==> flow/design.v <==
module decoder(
input [1:0]alu_fn,
output reg arith_enable,cmp_enable,logic_enable,shift_enable
);
always @(*) begin
        arith_enable=0;
        logic_enable=0;
        cmp_enable=0;
        shift_enable=0;
    case (alu_fn)
       2'b00: arith_enable=1;
       2'b01: logic_enable=1;
       2'b10: cmp_enable=1;
       2'b11: shift_enable=1;
    endcase
end
endmodule
module arith_unit#(parameter in_data_width=16,out_data_width=32)(
input signed [in_data_width-1:0]A,B,
input clk,rst,arith_enable,
input [1:0]alu_fn,
output  carry_out,
output reg arith_flag,
output reg signed[out_data_width-1:0]arith_out
);
assign carry_out=arith_out[in_data_width];
always @(posedge clk , negedge rst) begin
    if(!rst)begin
        arith_flag<=0;
        arith_out<=0;
    end
    else if(arith_enable) begin
        arith_flag<=1;
    case (alu_fn)
        2'b00: arith_out<=A + B;
        2'b01: arith_out<=A - B;
        2'b10: arith_out<=A * B;
        2'b11: arith_out<=(B == 0) ? 0 : A / B;
    endcase
    end
    else begin
        arith_flag<=0;
        arith_out<=0;
    end
end
endmodule
module logic_unit#(parameter in_data_width=16,out_data_width=16)(
input signed[in_data_width-1:0]  A,B,
input clk,rst,logic_enable,
input [1:0]alu_fn,
output reg logic_flag,
output reg [out_data_width-1:0]logic_out
);
reg logic_flag_next;
reg [out_data_width-1:0]logic_out_next;
always @(posedge clk , negedge rst) begin
    if(!rst)begin
        logic_out<=0;
        logic_flag<=0;
    end
    else begin
        logic_out<=logic_out_next;
        logic_flag<=logic_flag_next;
    end    
end
always @(*) begin
    if(logic_enable) begin
        logic_flag_next=1;
    case (alu_fn)
        2'b00: logic_out_next= A & B;
        2'b01: logic_out_next= A | B;
        2'b10: logic_out_next=~(A & B);
        2'b11: logic_out_next=~(A | B);
    endcase
    end
    else begin
        logic_flag_next=0;
        logic_out_next=0;
    end
end
endmodule
module cmp_unit#(parameter in_data_width=16,out_data_width=16)(
input [in_data_width-1:0]A,B,
input clk,rst,cmp_enable,
input [1:0]alu_fn,
output reg cmp_flag,
output reg [out_data_width-1:0]cmp_out
);
always @(posedge clk , negedge rst) begin
    if(!rst)begin
        cmp_out<=0;
        cmp_flag<=0;
    end
    else if(cmp_enable) begin
        cmp_flag<=1;
    case (alu_fn)
        2'b00: cmp_out<=0;
        2'b01: cmp_out<=(A==B)?1:0;
        2'b10: cmp_out<=(A>B)?2:0;
        2'b11: cmp_out<=(A<B)?3:0;
    endcase
    end
    else begin
        cmp_out<=0;
        cmp_flag<=0;
    end
end
endmodule
module shift_unit#(parameter in_data_width=16,out_data_width=16)(
input [in_data_width-1:0]A,B,
input clk,rst,shift_enable,
input [1:0]alu_fn,
output reg shift_flag,
output reg [out_data_width-1:0]shift_out
);
always @(posedge clk , negedge rst) begin
    if(!rst)begin
        shift_flag<=0;
        shift_out<=0;
    end
    else if(shift_enable) begin
        shift_flag<=1;
    case (alu_fn)
        2'b00: shift_out<=A>>1;
        2'b01: shift_out<=A<<1;
        2'b10: shift_out<=B>>1;
        2'b11: shift_out<=B<<1;
    endcase
    end
    else begin
        shift_flag<=0;
        shift_out<=0;
    end
end
endmodule
module parameterized_signed_alu #(parameter in_data_width=16,out_data_width=16,arith_out_data_width=32)(
input signed [in_data_width-1:0]A,B,
input clk,rst,
input [3:0]alu_fn,
output shift_flag,arith_flag,logic_flag,cmp_flag,carry_out,
output [out_data_width-1:0]shift_out,logic_out,cmp_out,
output signed[arith_out_data_width-1:0] arith_out
);
wire arith_enable,shift_enable,logic_enable,cmp_enable;
arith_unit dut0(
.A(A),
.B(B),
.clk(clk),
.rst(rst),
.arith_enable(arith_enable),
.alu_fn(alu_fn[1:0]),
.carry_out(carry_out),
.arith_flag(arith_flag),
.arith_out(arith_out)
);
logic_unit dut1(
.A(A),
.B(B),
.clk(clk),
.rst(rst),
.logic_enable(logic_enable),
.alu_fn(alu_fn[1:0]),
.logic_flag(logic_flag),
.logic_out(logic_out)
);
cmp_unit   dut2(
.A(A),
.B(B),
.clk(clk),
.rst(rst),
.cmp_enable(cmp_enable),
.alu_fn(alu_fn[1:0]),
.cmp_flag(cmp_flag),
.cmp_out(cmp_out)
);
shift_unit dut3(
.A(A),
.B(B),
.clk(clk),
.rst(rst),
.shift_enable(shift_enable),
.alu_fn(alu_fn[1:0]),
.shift_flag(shift_flag),
.shift_out(shift_out)
);
decoder dut4(
.alu_fn(alu_fn[3:2]),
.arith_enable(arith_enable),
.cmp_enable(cmp_enable),
.logic_enable(logic_enable),
.shift_enable(shift_enable)
);
endmodule
## Reports on parameterized_signed_alu

The steps from the RTL of parameterized_signed_alu to its reports follow in flow order.
Lines are those of the file above, counted from 1.
Cell names lack the library's common part.
The mark -- stands for no value.

| inputs | value |
|---|---|
| top | parameterized_signed_alu |
| clock input | clk |
| standard-cell library | sky130hd |
| corner | tt_025C_1v80 |

## Word-level counts

Source: Yosys, flattened and elaborated, memories not mapped. Widths are those after wreduce; folded enables and synchronous resets count as part of the registers. Registers that Yosys merges into a memory's read port (data or address) are not register bits. Print and check cells do not count. Equal cells are merged and count once.

| bit counts | value |
|---|---|
| register bits | 84 |
| bits in latches | 0 |
| memory bits (writable) | 0 |
| bits in read-only memories | 0 |
| clocked read ports x word width | 0 |
| memories kept | 0 |
| output and inout port bits | 85 |
| elaborated cells | 52 |

| operators by class | value |
|---|---|
| $add $sub $neg | 2 |
| multipliers | 1 |
| div/mod/pow operators | 1 |
| $lt $le $gt $ge | 2 |
| equal/unequal tests | 7 |
| shift operators | 0 |
| muxes and demuxes | 20 |
| bitwise gates (word level) | 4 |
| reduce/logical cells | 7 |

Operators with widths:

| operator | number |
|---|---|
| divider 16 x 16 -> 32 bit | 1 |
| multiplier 16 x 16 -> 32 bit | 1 |
| case mux 16 bit (select 4 bit) | 3 |
| case mux 32 bit (select 4 bit) | 1 |
| 2-to-1 mux 32 bit | 2 |
| 2-to-1 mux 16 bit | 3 |
| inverter 16 bit | 2 |
| adder 16 x 16 -> 17 bit | 1 |
| subtractor 16 x 16 -> 17 bit | 1 |
| greater-than comparator 16 bit | 1 |
| < comparator 16 bit | 1 |
| equality test 16 bit | 1 |
| bitwise AND 16 bit | 1 |
| OR 16 bit | 1 |
| logical NOT 16 bit | 1 |
| OR reduction 3 bit | 4 |
| equality test 2 bit (second input constant) | 4 |
| case mux 1 bit (select 2 bit) | 4 |
| 2-to-1 mux 1 bit | 5 |
| equality test 2 x 1 -> 1 bit (second input constant) | 2 |
| logical NOT 2 bit | 2 |
| 2-to-1 mux 2 bit | 2 |

## Longest topological paths

Longest topological path by Yosys (ltp), each cell counted once; first at word level (registers and memories cut), then after technology mapping (sequential cells cut; the memories' decode and read muxes count).

| logic depth | value |
|---|---|
| depth in word-level cells | 4 |
| ABC_AREA | 0 |
| mapped depth | 368 |
| mapped depth without buffers | 331 |

## Netlist

The flow's flattened synthesis, as Yosys stat reports it; memories are mapped. The netlist is that of the ABC_AREA named above (0 if unset); the other value can give another one.
The area totals of this step are shown rounded.

Cells by type:

| cell type | number | area in all (um2) |
|---|---|---|
| ha_1 | 662 | 8.28E+03 |
| fa_1 | 264 | 5.29E+03 |
| xnor2_1 | 296 | 2.59E+03 |
| nand2_1 | 610 | 2.29E+03 |
| nor2_1 | 597 | 2.24E+03 |
| a21oi_1 | 402 | 2,011.93 |
| inv_1 | 480 | 1.8E+03 |
| dfrtp_1 | 70 | 1,751.68 |
| o21ai_0 | 280 | 1.4E+03 |
| a21o_1 | 163 | 1.22E+03 |
| xor2_1 | 133 | 1.16E+03 |
| o21a_1 | 135 | 1.01E+03 |
| mux2_2 | 74 | 833.299 |
| nor3_1 | 151 | 755.725 |
| clkbuf_1 | 167 | 626.851 |
| nand3_1 | 120 | 600.576 |
| nor2b_1 | 79 | 494.224 |
| or3_1 | 71 | 444.176 |

Not listed: further types 89, cells in them 1103.

| mapped netlist | value |
|---|---|
| cells in the netlist | 5,857 |
| synthesis area | 0.0434 mm2 |
| area of sequential cells | 0.00175 mm2 |
| flip-flops | 70 |

The figures by module come from a second, unflattened synthesis with its own total; it is not the netlist above.

| second synthesis, totals | value |
|---|---|
| cells (unflattened synthesis) | 5,976 |
| area (unflattened synthesis) | 0.0443 mm2 |

Each row is one instance without its submodules.

By module:

| module | instances | cells | area (mm2) | seq. area (mm2) |
|---|---|---|---|---|
| arith_unit | 1 | 5,776 | 0.0421 | 0.000826 |
| logic_unit | 1 | 56 | 0.000807 | 0.000425 |
| shift_unit | 1 | 55 | 0.000732 | 0.000425 |
| cmp_unit | 1 | 85 | 0.000644 | 0.0000751 |
| decoder | 1 | 4 | 0.0000263 | 0 |
| parameterized_signed_alu | 1 | 0 | 0 | 0 |

## Path before layout

OpenSTA on the mapped netlist: ideal clock, no wires. The path of least setup slack (recovery checks aside). Input and output delay are each 20% of the period. Register names are those of the netlist, which keeps one name where synthesis merged equal registers.

| timing path after synthesis | value |
|---|---|
| path type | input -> register |
| start | input B[0] |
| end | register dut0.arith_out[28] |
| period | 85.0 ns |
| input delay | 17.000 ns |
| setup time | 0.132 ns |
| data arrival time | 89.477 ns |
| data required time | 84.868 ns |
| setup slack | -4.608 ns |
| delay of the path | 72.609 ns |
| driving pins on the path | 330 |
| period reached after synthesis | 89.608 ns |

"delay of the path" is the arrival time less input delay plus setup time.
"driving pins on the path": output pins that drive a net of the path, with the launching flip-flop's if there is one; two outputs of one cell count as two.
"period reached after synthesis" is the clock period less the worst setup slack; recovery checks do not enter. This is arithmetic on one report: input and output delays are still those of the set period (20% each).
Between the ends stands the longest chain of elaborated cells between them, by number of cells; it is not shown to be the way that was timed. Of several equally long chains one is given.
A line is the first line of the expression or statement that the cell stems from. Yosys adds cells for indexed reads and writes and turns some case tables into memories.
A register here has more assigning lines than the two given.

| between the ends, after synthesis | value |
|---|---|
| path through | inv_1 -> buf_1 -> ha_1 -> or4b_2 -> a2111oi_0 -> o211ai_1 -> nand2_1 -> nand2_1 -> nor3_1 -> nand3_1 -> nor2_1 -> o21ai_0 -> nor2_1 -> ha_1 -> o21a_1 -> o21ai_0 -> nor2b_1 -> or3_1 -> [... 294 more ...] -> nor2_1 -> a21oi_1 -> ha_1 -> a21boi_0 -> o21a_1 -> o21a_1 -> o21a_1 -> o21ai_0 -> a211o_1 -> o21ai_0 -> a211oi_1 -> ha_1 -> and2_1 -> nand4_1 -> o41ai_1 -> xor2_1 -> a221oi_1 -> nor2_1 |
| cells in the longest elaborated chain | 4 |
| elaborated cells on any way between the ends | 8 |
| source lines of those cells | 6 |

RTL lines, path after synthesis:

| item | line | source |
|---|---|---|
| start, declared | 137 | `input signed [in_data_width-1:0]A,B,` |
| divider 16 x 16 -> 32 bit | 38 | `2'b11: arith_out<=(B == 0) ? 0 : A / B;` |
| 2-to-1 mux 32 bit | 38 |  |
| case mux 32 bit (select 4 bit) | 34 | `case (alu_fn)` |
| 2-to-1 mux 32 bit | 32 | `else if(arith_enable) begin` |
| end, assigned | 35 | `2'b00: arith_out<=A + B;` |
| end, assigned | 36 | `2'b01: arith_out<=A - B;` |
| end, declared | 24 | `output reg signed[out_data_width-1:0]arith_out` |

## Worst path after layout

Path of least setup slack in the final report of record 3 (OpenROAD, finished layout, wires in). Where an end is a register, its clock arrival counts in the times.

| timing path post-layout | value |
|---|---|
| path type | input -> register |
| start | input B[0] |
| end | register dut0.arith_out[6] |
| period | 83.2 ns |
| input delay | 16.64 ns |
| setup time | 0.05 ns |
| data arrival time | 80.85 ns |
| data required time | 83.53 ns |
| setup slack | 2.68 ns |
| driving pins on the path | 319 |

Between the ends stands the longest chain of elaborated cells between them, by number of cells; it is not shown to be the way that was timed. Of several equally long chains one is given.
A register here has more assigning lines than the two given.

| between the ends, post-layout | value |
|---|---|
| path through | clkdlybuf4s50_1 -> inv_2 -> ha_2 -> or4b_4 -> a2111oi_4 -> o211ai_1 -> nand2_2 -> nand2_1 -> nor3_2 -> nand3_1 -> nor2_2 -> o21ai_0 -> nor2_1 -> ha_1 -> o21a_1 -> o21ai_0 -> nor2b_2 -> or3_1 -> [... 283 more ...] -> buf_4 -> or3_1 -> o21ai_0 -> ha_1 -> nor3_2 -> a211o_1 -> o21ai_0 -> buf_4 -> a211oi_4 -> ha_2 -> buf_4 -> nand2_1 -> o21ai_0 -> xnor2_1 -> buf_4 -> a221oi_1 -> a211oi_2 -> buf_4 |
| cells in the longest elaborated chain | 4 |
| elaborated cells on any way between the ends | 8 |
| source lines of those cells | 6 |

RTL lines, path post-layout:

| item | line | source |
|---|---|---|
| start, declared | 137 | `input signed [in_data_width-1:0]A,B,` |
| divider 16 x 16 -> 32 bit | 38 | `2'b11: arith_out<=(B == 0) ? 0 : A / B;` |
| 2-to-1 mux 32 bit | 38 |  |
| case mux 32 bit (select 4 bit) | 34 | `case (alu_fn)` |
| 2-to-1 mux 32 bit | 32 | `else if(arith_enable) begin` |
| end, assigned | 35 | `2'b00: arith_out<=A + B;` |
| end, assigned | 36 | `2'b01: arith_out<=A - B;` |
| end, declared | 24 | `output reg signed[out_data_width-1:0]arith_out` |

## Implementation results

Below are 4 stored runs of the flow (Yosys, OpenROAD; platform sky130hd) on parameterized_signed_alu, each with its settings and what was measured, unordered. Constraints: input delay and output delay 20% of the set period each, output load 0.01 pF.
By "achieved period" is meant the clock period of the run minus its worst setup slack. This is arithmetic on one report: input and output delays are still those of the set period (20% each).
"worst path time": the worst setup path's part of the clock period (all of it between registers, 20% less for each end at a port) less its slack. A launch clock that arrives late makes it longer, a capture clock that arrives late makes it shorter.
Results are given in rounded form.
Settings: - = not set for that run.
A result given as - is not shown for that run.

| run | ABC_AREA | CORE_UTILIZATION | CTS_CLUSTER_SIZE | GPL_ROUTABILITY_DRIVEN | GPL_TIMING_DRIVEN | PLACE_DENSITY_LB_ADDON | SETUP_SLACK_MARGIN | period_ns | CAP_MARGIN | CORE_MARGIN | SLEW_MARGIN | CELL_PAD_IN_SITES_DETAIL_PLACEMENT | CTS_CLUSTER_DIAMETER | MAX_ROUTING_LAYER | worst path time (ns) | critical path kind | synthesis area (mm2) | summed negative setup slack (ns) | worst setup slack after layout (ns) | standard-cell area after routing (mm2) | die outline area (mm2) | utilization after layout (%) | achieved period (ns) |
|---|---|---|---|---|---|---|---|---|---|---|---|---|---|---|---|---|---|---|---|---|---|---|---|
| record 1 | 1 | 67 | 44 | 1 | 1 | 0.01 | 5.0 | 63.4 | 20 | 2 | 20 | - | - | - | - | - | - | - | - | - | - | - | - |
| record 2 | 0 | 50 | - | - | 0 | - | - | 107.0 | 35 | 10 | 40 | 2 | 164 | met4 | - | - | - | - | - | - | - | - | - |
| record 3 | - | 40 | - | - | - | - | - | 83.2 | 20 | 2 | 20 | - | - | - | 63.88 | input -> register | 0.0434 | 0.000 | 2.68 | 0.0572 | 0.111 | 53.3 | 80.520 |
| record 4 | 0 | 23 | - | - | - | - | - | 86.1 | 35 | 2 | 40 | 0 | 164 | met4 | 66.25 | input -> register | 0.0434 | 0.000 | 2.63 | 0.0526 | 0.192 | 28.0 | 83.471 |

Record 1: no results, clock tree synthesis failed with DPL-0038
Record 2: no results, placement failed with DPL-0033
